==> flow/design.v <==
module mcs_bridge(
  input  [31:0] io_io_address,
  input         io_io_addr_strobe,
  input  [31:0] io_io_write_data,
  input         io_io_write_strobe,
  input  [3:0]  io_io_byte_enable,
  output [31:0] io_io_read_data,
  input         io_io_read_strobe,
  output        io_fp_video_cs,
                io_fp_mmio_cs,
                io_fp_write,
                io_fp_read,
  output [20:0] io_fp_addr,
  output [31:0] io_fp_wr_data,
  input  [31:0] io_fp_rd_data
);
  wire mcs_bridge_enable = io_io_address[31:24] == 8'hC0;
  assign io_io_read_data = io_fp_rd_data;
  assign io_fp_video_cs = mcs_bridge_enable & io_io_address[23];
  assign io_fp_mmio_cs = mcs_bridge_enable & ~(io_io_address[23]);
  assign io_fp_write = io_io_write_strobe;
  assign io_fp_read = io_io_read_strobe;
  assign io_fp_addr = io_io_address[22:2];
  assign io_fp_wr_data = io_io_write_data;
endmodule
module mmio_controller(
  input               io_fp_video_cs,
                      io_fp_mmio_cs,
                      io_fp_write,
                      io_fp_read,
  input  [20:0]       io_fp_addr,
  input  [31:0]       io_fp_wr_data,
  output [31:0]       io_fp_rd_data,
  output [63:0]       io_slot_cs,
  output [63:0][4:0]  io_slot_reg_addr,
  output [63:0][31:0] io_slot_write_data,
  output [63:0]       io_slot_write,
  input  [63:0][31:0] io_slot_read_data,
  output [63:0]       io_slot_read
);
  assign io_fp_rd_data = io_fp_read ? io_slot_read_data[io_fp_addr[10:5]] : 32'h0;
  assign io_slot_cs = io_fp_mmio_cs ? 64'h1 << io_fp_addr[10:5] : 64'h0;
  assign io_slot_reg_addr = {64{io_fp_addr[4:0]}};
  assign io_slot_write_data = {64{io_fp_wr_data}};
  assign io_slot_write = {64{io_fp_write}};
  assign io_slot_read = {64{io_fp_read}};
endmodule
module GPO(
  input                                          clock,
                                                 reset,
  input  [4:0]                                   slot_io_address,
  output [31:0]                                  slot_io_rd_data,
  input  [31:0]                                  slot_io_wr_data,
  input                                          slot_io_read,
                                                 slot_io_write,
                                                 slot_io_cs,
  output [15:0]                                  io
);
  reg [15:0] buf_gpo;
  always @(posedge clock) begin
    if (reset)
      buf_gpo <= 16'h0;
    else if (slot_io_write & slot_io_cs)
      buf_gpo <= slot_io_wr_data[15:0];
  end  
  assign slot_io_rd_data = {16'h0, buf_gpo};
  assign io = buf_gpo;
endmodule
module GPI(
  input         clock,
                reset,
  input  [4:0]  slot_io_address,
  output [31:0] slot_io_rd_data,
  input  [31:0] slot_io_wr_data,
  input         slot_io_read,
                slot_io_write,
                slot_io_cs,
  input  [15:0] io_data_in
);
  reg [31:0] buf_in;
  always @(posedge clock) begin
    if (reset)
      buf_in <= 32'h0;
    else
      buf_in <= {16'h0, io_data_in};
  end  
  assign slot_io_rd_data = buf_in;
endmodule
module timer(
  input         clock,
                reset,
  input  [4:0]  slot_io_address,
  output [31:0] slot_io_rd_data,
  input  [31:0] slot_io_wr_data,
  input         slot_io_read,
                slot_io_write,
                slot_io_cs
);
  reg [63:0] count;
  reg [31:0] config_reg;
  wire        wr_en = slot_io_write & slot_io_cs;
  always @(posedge clock) begin
    if (reset) begin
      count <= 64'h0;
      config_reg <= 32'h0;
    end
    else begin
      if (config_reg[0])
        count <= 64'h0;
      else if (wr_en & slot_io_address == 5'h1)
        count[31:0] <= slot_io_wr_data;
      else if (wr_en & slot_io_address == 5'h2)
        count[63:32] <= slot_io_wr_data;
      else if (config_reg[1])
        count <= count + 64'h1;
      if (slot_io_write & slot_io_cs & ~(|slot_io_address))
        config_reg <= slot_io_wr_data;
    end
  end  
  assign slot_io_rd_data =
    (|slot_io_address)
      ? (slot_io_address == 5'h1
           ? count[31:0]
           : slot_io_address == 5'h2 ? count[63:32] : 32'h0)
      : config_reg;
endmodule
module SevSegDisplay(
  input         clock,
                reset,
                io_enable_7seg,
  input  [31:0] io_display_data,
  output [7:0]  io_anode_select,
  output [6:0]  io_segs
);
  reg  [15:0]      anode_prescaler_c_value;
  reg  [2:0]       count;
  wire [7:0]       _GEN = io_enable_7seg ? ~(8'h1 << count) : 8'h1;
  wire [3:0]       digit =
    _GEN == 8'hFE
      ? io_display_data[3:0]
      : _GEN == 8'hFD
          ? io_display_data[7:4]
          : _GEN == 8'hFB
              ? io_display_data[11:8]
              : _GEN == 8'hF7
                  ? io_display_data[15:12]
                  : _GEN == 8'hEF
                      ? io_display_data[19:16]
                      : _GEN == 8'hDF
                          ? io_display_data[23:20]
                          : _GEN == 8'hBF
                              ? io_display_data[27:24]
                              : _GEN == 8'h7F ? io_display_data[31:28] : 4'h0;
  wire [6:0]       _GEN_0 = {3'h0, digit != 4'hE, 3'h6};
  wire [15:0][6:0] _GEN_1 =
    {{_GEN_0},
     {_GEN_0},
     {7'h21},
     {7'h46},
     {7'h3},
     {7'h8},
     {7'h10},
     {7'h0},
     {7'h78},
     {7'h2},
     {7'h12},
     {7'h19},
     {7'h30},
     {7'h24},
     {7'h79},
     {7'h40}};
  wire             anode_prescaler_wrap_wrap = anode_prescaler_c_value == 16'h9C3F;
  always @(posedge clock) begin
    if (reset) begin
      anode_prescaler_c_value <= 16'h0;
      count <= 3'h0;
    end
    else if (reset) begin
      anode_prescaler_c_value <= 16'h0;
      count <= 3'h0;
    end
    else begin
      if (io_enable_7seg) begin
        if (anode_prescaler_wrap_wrap)
          anode_prescaler_c_value <= 16'h0;
        else
          anode_prescaler_c_value <= anode_prescaler_c_value + 16'h1;
      end
      if (~reset & io_enable_7seg & anode_prescaler_wrap_wrap)
        count <= count + 3'h1;
    end
  end  
  assign io_anode_select = _GEN;
  assign io_segs = _GEN_1[digit];
endmodule
module SevSegDisplay_core(
  input                                                               clock,
                                                                      reset,
  input  [4:0]                                                        slot_io_address,
  output [31:0]                                                       slot_io_rd_data,
  input  [31:0]                                                       slot_io_wr_data,
  input                                                               slot_io_read,
                                                                      slot_io_write,
                                                                      slot_io_cs,
  output [14:0]                                                       io
);
  wire [7:0]  _seg7_io_anode_select;
  wire [6:0]  _seg7_io_segs;
  reg  [31:0] config_reg;
  wire        _GEN = slot_io_address == 5'h0;
  reg  [31:0] display_data;
  wire        _GEN_0 = slot_io_address == 5'h1;
  wire        wr_en = slot_io_write & slot_io_cs;
  always @(posedge clock) begin
    if (reset) begin
      config_reg <= 32'h0;
      display_data <= 32'h0;
    end
    else begin
      if (_GEN & wr_en)
        config_reg <= slot_io_wr_data;
      if (_GEN_0 & wr_en)
        display_data <= slot_io_wr_data;
    end
  end  
  SevSegDisplay seg7 (
    .clock           (clock),
    .reset           (reset),
    .io_enable_7seg  (config_reg[0]),
    .io_display_data (display_data),
    .io_anode_select (_seg7_io_anode_select),
    .io_segs         (_seg7_io_segs)
  );
  assign slot_io_rd_data = _GEN_0 ? display_data : _GEN ? config_reg : 32'h0;
  assign io = {_seg7_io_anode_select, _seg7_io_segs};
endmodule
module mmio_subsystem(
  input         clock,
                reset,
                io_fp_video_cs,
                io_fp_mmio_cs,
                io_fp_write,
                io_fp_read,
  input  [20:0] io_fp_addr,
  input  [31:0] io_fp_wr_data,
  output [31:0] io_fp_rd_data,
  input  [15:0] io_data_in,
  output [15:0] io_data_out,
  output [7:0]  io_anode_assert,
  output [6:0]  io_segs
);
  wire [31:0]       _sevenSegDisplay_slot_io_rd_data;
  wire [14:0]       _sevenSegDisplay_io;
  wire [31:0]       _timer_slot_io_rd_data;
  wire [31:0]       _gpi_slot_io_rd_data;
  wire [31:0]       _gpo_slot_io_rd_data;
  wire [15:0]       _gpo_io;
  wire [63:0]       _mmioController_io_slot_cs;
  wire [63:0][4:0]  _mmioController_io_slot_reg_addr;
  wire [63:0][31:0] _mmioController_io_slot_write_data;
  wire [63:0]       _mmioController_io_slot_write;
  wire [63:0]       _mmioController_io_slot_read;
  mmio_controller mmioController (
    .io_fp_video_cs     (io_fp_video_cs),
    .io_fp_mmio_cs      (io_fp_mmio_cs),
    .io_fp_write        (io_fp_write),
    .io_fp_read         (io_fp_read),
    .io_fp_addr         (io_fp_addr),
    .io_fp_wr_data      (io_fp_wr_data),
    .io_fp_rd_data      (io_fp_rd_data),
    .io_slot_cs         (_mmioController_io_slot_cs),
    .io_slot_reg_addr   (_mmioController_io_slot_reg_addr),
    .io_slot_write_data (_mmioController_io_slot_write_data),
    .io_slot_write      (_mmioController_io_slot_write),
    .io_slot_read_data
      ({{32'hFFFFFFFF},
        {32'hFFFFFFFF},
        {32'hFFFFFFFF},
        {32'hFFFFFFFF},
        {32'hFFFFFFFF},
        {32'hFFFFFFFF},
        {32'hFFFFFFFF},
        {32'hFFFFFFFF},
        {32'hFFFFFFFF},
        {32'hFFFFFFFF},
        {32'hFFFFFFFF},
        {32'hFFFFFFFF},
        {32'hFFFFFFFF},
        {32'hFFFFFFFF},
        {32'hFFFFFFFF},
        {32'hFFFFFFFF},
        {32'hFFFFFFFF},
        {32'hFFFFFFFF},
        {32'hFFFFFFFF},
        {32'hFFFFFFFF},
        {32'hFFFFFFFF},
        {32'hFFFFFFFF},
        {32'hFFFFFFFF},
        {32'hFFFFFFFF},
        {32'hFFFFFFFF},
        {32'hFFFFFFFF},
        {32'hFFFFFFFF},
        {32'hFFFFFFFF},
        {32'hFFFFFFFF},
        {32'hFFFFFFFF},
        {32'hFFFFFFFF},
        {32'hFFFFFFFF},
        {32'hFFFFFFFF},
        {32'hFFFFFFFF},
        {32'hFFFFFFFF},
        {32'hFFFFFFFF},
        {32'hFFFFFFFF},
        {32'hFFFFFFFF},
        {32'hFFFFFFFF},
        {32'hFFFFFFFF},
        {32'hFFFFFFFF},
        {32'hFFFFFFFF},
        {32'hFFFFFFFF},
        {32'hFFFFFFFF},
        {32'hFFFFFFFF},
        {32'hFFFFFFFF},
        {32'hFFFFFFFF},
        {32'hFFFFFFFF},
        {32'hFFFFFFFF},
        {32'hFFFFFFFF},
        {32'hFFFFFFFF},
        {32'hFFFFFFFF},
        {32'hFFFFFFFF},
        {32'hFFFFFFFF},
        {32'hFFFFFFFF},
        {32'hFFFFFFFF},
        {32'hFFFFFFFF},
        {32'hFFFFFFFF},
        {32'hFFFFFFFF},
        {32'hFFFFFFFF},
        {_sevenSegDisplay_slot_io_rd_data},
        {_timer_slot_io_rd_data},
        {_gpi_slot_io_rd_data},
        {_gpo_slot_io_rd_data}}),
    .io_slot_read       (_mmioController_io_slot_read)
  );
  GPO gpo (
    .clock           (clock),
    .reset           (reset),
    .slot_io_address (_mmioController_io_slot_reg_addr[6'h0]),
    .slot_io_rd_data (_gpo_slot_io_rd_data),
    .slot_io_wr_data (_mmioController_io_slot_write_data[6'h0]),
    .slot_io_read    (_mmioController_io_slot_read[0]),
    .slot_io_write   (_mmioController_io_slot_write[0]),
    .slot_io_cs      (_mmioController_io_slot_cs[0]),
    .io              (_gpo_io)
  );
  GPI gpi (
    .clock           (clock),
    .reset           (reset),
    .slot_io_address (_mmioController_io_slot_reg_addr[6'h1]),
    .slot_io_rd_data (_gpi_slot_io_rd_data),
    .slot_io_wr_data (_mmioController_io_slot_write_data[6'h1]),
    .slot_io_read    (_mmioController_io_slot_read[1]),
    .slot_io_write   (_mmioController_io_slot_write[1]),
    .slot_io_cs      (_mmioController_io_slot_cs[1]),
    .io_data_in      (io_data_in)
  );
  timer timer (
    .clock           (clock),
    .reset           (reset),
    .slot_io_address (_mmioController_io_slot_reg_addr[6'h2]),
    .slot_io_rd_data (_timer_slot_io_rd_data),
    .slot_io_wr_data (_mmioController_io_slot_write_data[6'h2]),
    .slot_io_read    (_mmioController_io_slot_read[2]),
    .slot_io_write   (_mmioController_io_slot_write[2]),
    .slot_io_cs      (_mmioController_io_slot_cs[2])
  );
  SevSegDisplay_core sevenSegDisplay (
    .clock           (clock),
    .reset           (reset),
    .slot_io_address (_mmioController_io_slot_reg_addr[6'h3]),
    .slot_io_rd_data (_sevenSegDisplay_slot_io_rd_data),
    .slot_io_wr_data (_mmioController_io_slot_write_data[6'h3]),
    .slot_io_read    (_mmioController_io_slot_read[3]),
    .slot_io_write   (_mmioController_io_slot_write[3]),
    .slot_io_cs      (_mmioController_io_slot_cs[3]),
    .io              (_sevenSegDisplay_io)
  );
  assign io_data_out = _gpo_io;
  assign io_anode_assert = _sevenSegDisplay_io[14:7];
  assign io_segs = _sevenSegDisplay_io[6:0];
endmodule
module Top(
  input         clock,
                reset,
  input  [31:0] io_address,
  input         io_addr_strobe,
  input  [31:0] io_write_data,
  input         io_write_strobe,
  input  [3:0]  io_byte_enable,
  input         io_read_strobe,
  output [31:0] io_read_data,
  input  [15:0] sw,
  output [15:0] led,
  output [7:0]  anode_assert,
  output [6:0]  segs
);
  wire [31:0] _mmioSubsystem_io_fp_rd_data;
  wire        _mcsBridge_io_fp_video_cs;
  wire        _mcsBridge_io_fp_mmio_cs;
  wire        _mcsBridge_io_fp_write;
  wire        _mcsBridge_io_fp_read;
  wire [20:0] _mcsBridge_io_fp_addr;
  wire [31:0] _mcsBridge_io_fp_wr_data;
  mcs_bridge mcsBridge (
    .io_io_address      (io_address),
    .io_io_addr_strobe  (io_addr_strobe),
    .io_io_write_data   (io_write_data),
    .io_io_write_strobe (io_write_strobe),
    .io_io_byte_enable  (io_byte_enable),
    .io_io_read_data    (io_read_data),
    .io_io_read_strobe  (io_read_strobe),
    .io_fp_video_cs     (_mcsBridge_io_fp_video_cs),
    .io_fp_mmio_cs      (_mcsBridge_io_fp_mmio_cs),
    .io_fp_write        (_mcsBridge_io_fp_write),
    .io_fp_read         (_mcsBridge_io_fp_read),
    .io_fp_addr         (_mcsBridge_io_fp_addr),
    .io_fp_wr_data      (_mcsBridge_io_fp_wr_data),
    .io_fp_rd_data      (_mmioSubsystem_io_fp_rd_data)
  );
  mmio_subsystem mmioSubsystem (
    .clock           (clock),
    .reset           (reset),
    .io_fp_video_cs  (_mcsBridge_io_fp_video_cs),
    .io_fp_mmio_cs   (_mcsBridge_io_fp_mmio_cs),
    .io_fp_write     (_mcsBridge_io_fp_write),
    .io_fp_read      (_mcsBridge_io_fp_read),
    .io_fp_addr      (_mcsBridge_io_fp_addr),
    .io_fp_wr_data   (_mcsBridge_io_fp_wr_data),
    .io_fp_rd_data   (_mmioSubsystem_io_fp_rd_data),
    .io_data_in      (sw),
    .io_data_out     (led),
    .io_anode_assert (anode_assert),
    .io_segs         (segs)
  );
endmodule
Tool chain data of Top
The steps from the RTL of Top to its reports follow in flow order.
Line numbers count from 1 in the design file above.
Operators carry their Yosys type and port widths (W data, S select, Z words).
Not given: n/a

inputs
  top module = Top
  clock port = clock
  cell library = sky130hd
  corner = tt_025C_1v80

Word level
Yosys after proc, flatten, opt, wreduce and memory -nomap, before mapping. Memory bits, and registers merged into a memory's read port (data or address), are not among the register bits. Print and check cells are not counted. Equal cells are merged and count once.

bit counts
  register bits = 227
  input port bits = 89
  elaborated cells = 77

cells by class
  add/subtract/negate cells = 3
  multipliers = 1
  eq/ne operators = 14
  shift operators = 4
  muxes and demuxes = 22
  bitwise operators = 16
  reductions and logical operators = 7

operators with widths
  operator                 count
  $shiftx A2048 B12 Y32    1
  $mux W32                 11
  $shiftx A112 B32 Y7      1
  $add A64 B1 Y64 const B  1
  $eq A8 B8 Y1 const B     8
  $mux W4                  9
  $mul A4 B3 Y7 const B    1
  $add A16 B1 Y16 const B  1
  $eq A16 B16 Y1 const B   1
  $mux W16                 1
  $and A1 B1 Y1            11
  $shl A1 B3 Y8 const A    1
  $eq A8 B7 Y1 const B     1
  $not A8 Y8               1
  $mux W8                  1
  $shl A1 B6 Y4 const A    1
  $eq A5 B1 Y1 const B     1
  $eq A5 B2 Y1 const B     1
  $logic_not A5 Y1         1
  $reduce_or A5 Y1         1
  $not A1 Y1               4
  $reduce_and A2 Y1        2
  $reduce_bool A2 Y1       2
  $ne A4 B4 Y1 const B     1
  $add A3 B1 Y3 const B    1
  $ne A2 B2 Y1 const B     1
  $reduce_or A2 Y1         1

Longest topological paths
Yosys ltp: most cells in a row. Word level: on the elaborated netlist, between registers, memories and ports. Mapped: between sequential cells and ports; inverters and the memories' decode and read muxes count.

logic depth
  depth in word-level cells = 14
  ABC_AREA = 0
  depth in mapped cells = 14

After synthesis
The flow's flattened synthesis, as Yosys stat reports it; memories are mapped. The netlist is that of the ABC_AREA named above (0 if unset); the other value can give another one.

cells by type
  cell type                  count  total area (um2)
  sky130_fd_sc_hd__dfxtp_1   211    4.22E+03
  sky130_fd_sc_hd__nand2_1   331    1.24E+03
  sky130_fd_sc_hd__a21oi_1   188    940.902
  sky130_fd_sc_hd__clkbuf_1  106    397.882
  sky130_fd_sc_hd__nor2_1    102    382.867
  sky130_fd_sc_hd__o21ai_0   73     365.35
  sky130_fd_sc_hd__mux4_2    16     360.346
  sky130_fd_sc_hd__nand3_1   62     310.298
  sky130_fd_sc_hd__nand4_1   38     237.728
  sky130_fd_sc_hd__xor2_1    27     236.477
  sky130_fd_sc_hd__o211ai_1  25     187.68
  sky130_fd_sc_hd__nor2b_1   28     175.168
  sky130_fd_sc_hd__xnor2_1   19     166.41
  sky130_fd_sc_hd__ha_1      13     162.656
  sky130_fd_sc_hd__a211oi_1  21     157.651
  sky130_fd_sc_hd__a21boi_0  21     157.651
  sky130_fd_sc_hd__and3_1    25     156.4
  sky130_fd_sc_hd__a22o_1    17     148.893

Other cell types: 52; their cells: 235.

mapped netlist
  mapped cells = 1558
  chip area (Yosys) = 11695.0 um2
  flip-flops = 211
  buffers = 123

By module: a second synthesis without flattening, with its own total; a netlist apart from the flattened one above.

unflattened totals
  cells (unflattened synthesis) = 5304
  area total of the unflattened synthesis = 47873.4 um2

Rows give one instance, submodules left out.

modules
  module              times used  cells  area (um2)  seq. area (um2)
  mmio_controller     1           3740   34875.9     0.0
  timer               1           805    5918.2      1921.8
  SevSegDisplay_core  1           288    2980.4      1281.2
  SevSegDisplay       1           223    1844.3      380.4
  GPO                 1           105    977.2       320.3
  mcs_bridge          1           92     685.7       0.0
  GPI                 1           50     588.1       320.3
  mmio_subsystem      1           1      3.8         0.0
  Top                 1           0      0.0         0.0

Path before layout
Path of least setup slack by OpenSTA after synthesis, without wires, with an ideal clock, recovery checks aside; 20% of the period is set as input and as output delay. Where synthesis merged equal registers, the netlist keeps one of their names.

timing after synthesis
  path kind = register to output
  start = register mmioSubsystem.sevenSegDisplay.seg7.count[2]
  end = output segs[1]
  period = 4.5 ns
  output delay = 0.900 ns
  time at the first pin = 0.000 ns
  arrival time = 3.260 ns
  data required time = 3.600 ns
  slack = 0.340 ns
  delay of the path = 3.260 ns
  stages = 14
  path buffers = 1
  synthesis period reached = 4.16 ns

"delay of the path" = arrival - input delay + setup time.
At an output port there is no setup time.
"stages" counts driving pins, that of a launching flip-flop among them; a cell with two outputs on the path counts twice.
"synthesis period reached" = period - worst setup slack (recovery checks aside). The figure is calculated, with input and output delays left at 20% of the set period.
A register here has more assigning lines than the two given.

between the ends, after synthesis
  cell sequence = sky130_fd_sc_hd__dfxtp_1 > sky130_fd_sc_hd__clkbuf_1 > sky130_fd_sc_hd__inv_1 > sky130_fd_sc_hd__ha_1 > sky130_fd_sc_hd__nor4b_2 > sky130_fd_sc_hd__nand3_1 > sky130_fd_sc_hd__nand3_1 > sky130_fd_sc_hd__nor3_1 > sky130_fd_sc_hd__o32ai_1 > sky130_fd_sc_hd__inv_1 > sky130_fd_sc_hd__ha_1 > sky130_fd_sc_hd__inv_1 > sky130_fd_sc_hd__a21oi_1 > sky130_fd_sc_hd__mux2_2

RTL lines, path after synthesis
  item                RTL line  text
  start: declaration  136       reg  [2:0]       count;
  start: assignment   176       count <= 3'h0;
  start: assignment   190       count <= count + 3'h1;
  end: declaration    402       output [6:0]  segs

No chain of elaborated cells between the ends is given.

Path in the finished layout
Path of least setup slack in the final report of flow run A (OpenROAD, finished layout, wires in). Where an end is a register, its clock arrival counts in the times.

timing after layout
  path kind = register to output
  start = register mmioSubsystem.sevenSegDisplay.seg7.count[1]
  end = output segs[4]
  period = 5.1 ns
  output delay = 1.02 ns
  time at the first pin = 0.58 ns
  arrival time = 3.60 ns
  data required time = 4.08 ns
  slack = 0.48 ns
  stages = 16
  path buffers = 6

A register here has more assigning lines than the two given.

between the ends, after layout
  cell sequence = sky130_fd_sc_hd__dfxtp_4 > sky130_fd_sc_hd__ha_4 > sky130_fd_sc_hd__ha_4 > sky130_fd_sc_hd__nor3b_4 > sky130_fd_sc_hd__buf_6 > sky130_fd_sc_hd__nand4_1 > sky130_fd_sc_hd__buf_4 > sky130_fd_sc_hd__o22ai_2 > sky130_fd_sc_hd__o32ai_2 > sky130_fd_sc_hd__buf_4 > sky130_fd_sc_hd__buf_6 > sky130_fd_sc_hd__buf_6 > sky130_fd_sc_hd__ha_4 > sky130_fd_sc_hd__or3b_4 > sky130_fd_sc_hd__o211ai_1 > sky130_fd_sc_hd__buf_2

RTL lines, path after layout
  item                RTL line  text
  start: declaration  136       reg  [2:0]       count;
  start: assignment   176       count <= 3'h0;
  start: assignment   190       count <= count + 3'h1;
  end: declaration    402       output [6:0]  segs

No chain of elaborated cells between the ends is given.

## Implementation results

Measured results for Top: 3 stored runs of the Yosys and OpenROAD flow on sky130hd. The settings differ; the order carries no meaning. The constraints put input and output delay at 20% of the set period each and load the outputs with 0.01 pF.
"achieved clock period (ns)": clock period set for the run, less the worst setup slack. It is reckoned from that one timing run; input and output delays stay at 20% of the period that was set.
"worst setup path time (ns)" = time allowed to the worst setup path (clock period - input delay - output delay, where it has them) - its slack; a late launch clock adds to it, a late capture clock takes from it.
"finish__power__total" is the tool's figure for a default switching activity; nothing was simulated.

settings of flow run A
{
  "CELL_PAD_IN_SITES_DETAIL_PLACEMENT": 1,
  "CORE_ASPECT_RATIO": 0.56,
  "CORE_UTILIZATION": 25,
  "CTS_CLUSTER_DIAMETER": 38,
  "CTS_CLUSTER_SIZE": 45,
  "GPL_TIMING_DRIVEN": 1,
  "HOLD_SLACK_MARGIN": 0.27,
  "MIN_ROUTING_LAYER": "met2",
  "PLACE_DENSITY_LB_ADDON": 0.19,
  "SETUP_SLACK_MARGIN": 0.77,
  "period_ns": 5.1,
  "CAP_MARGIN": 20,
  "CORE_MARGIN": 2,
  "SLEW_MARGIN": 20
}
report of flow run A
yosys chip area after synthesis (um^2): 11695.0
finish__design__die__area: 48599.7
finish__design__instance__area__stdcell: 15692.6
finish__design__instance__utilization: 0.3390
finish__timing__setup__ws: 0.481
finish__timing__setup__tns: 0.000
finish__timing__hold__ws: 0.452
finish__power__total: 4.095e-03
achieved clock period (ns): 4.619
worst setup path time (ns): 3.60
worst setup path kind: register to output

settings of flow run B
{
  "ABC_AREA": 1,
  "CAP_MARGIN": 5,
  "CELL_PAD_IN_SITES_DETAIL_PLACEMENT": 1,
  "CELL_PAD_IN_SITES_GLOBAL_PLACEMENT": 1,
  "CORE_ASPECT_RATIO": 1.06,
  "CORE_UTILIZATION": 38,
  "GPL_ROUTABILITY_DRIVEN": 0,
  "MAX_ROUTING_LAYER": "met5",
  "MIN_ROUTING_LAYER": "met1",
  "SLEW_MARGIN": 0,
  "TNS_END_PERCENT": 20,
  "period_ns": 3.82,
  "CORE_MARGIN": 2
}
report of flow run B
yosys chip area after synthesis (um^2): 12602.1
finish__design__die__area: 34636.7
finish__design__instance__area__stdcell: 16194.3
finish__design__instance__utilization: 0.4970
finish__timing__setup__ws: -0.106
finish__timing__setup__tns: -1.038
finish__timing__hold__ws: 0.443
finish__power__total: 5.315e-03
achieved clock period (ns): 3.926
worst setup path time (ns): 2.40
worst setup path kind: input to output

settings of flow run C
{
  "CELL_PAD_IN_SITES_DETAIL_PLACEMENT": 1,
  "CORE_ASPECT_RATIO": 0.56,
  "CORE_UTILIZATION": 25,
  "CTS_CLUSTER_DIAMETER": 38,
  "CTS_CLUSTER_SIZE": 45,
  "GPL_TIMING_DRIVEN": 1,
  "MIN_ROUTING_LAYER": "met2",
  "PLACE_DENSITY": 0.5,
  "SETUP_SLACK_MARGIN": 0.77,
  "period_ns": 5.1,
  "CAP_MARGIN": 20,
  "CORE_MARGIN": 2,
  "SLEW_MARGIN": 20
}
report of flow run C
yosys chip area after synthesis (um^2): 11695.0
finish__design__die__area: 48599.7
finish__design__instance__area__stdcell: 15567.4
finish__design__instance__utilization: 0.3363
finish__timing__setup__ws: 0.476
finish__timing__setup__tns: 0.000
finish__timing__hold__ws: 0.455
finish__power__total: 4.181e-03
achieved clock period (ns): 4.624
worst setup path time (ns): 3.60
worst setup path kind: register to output
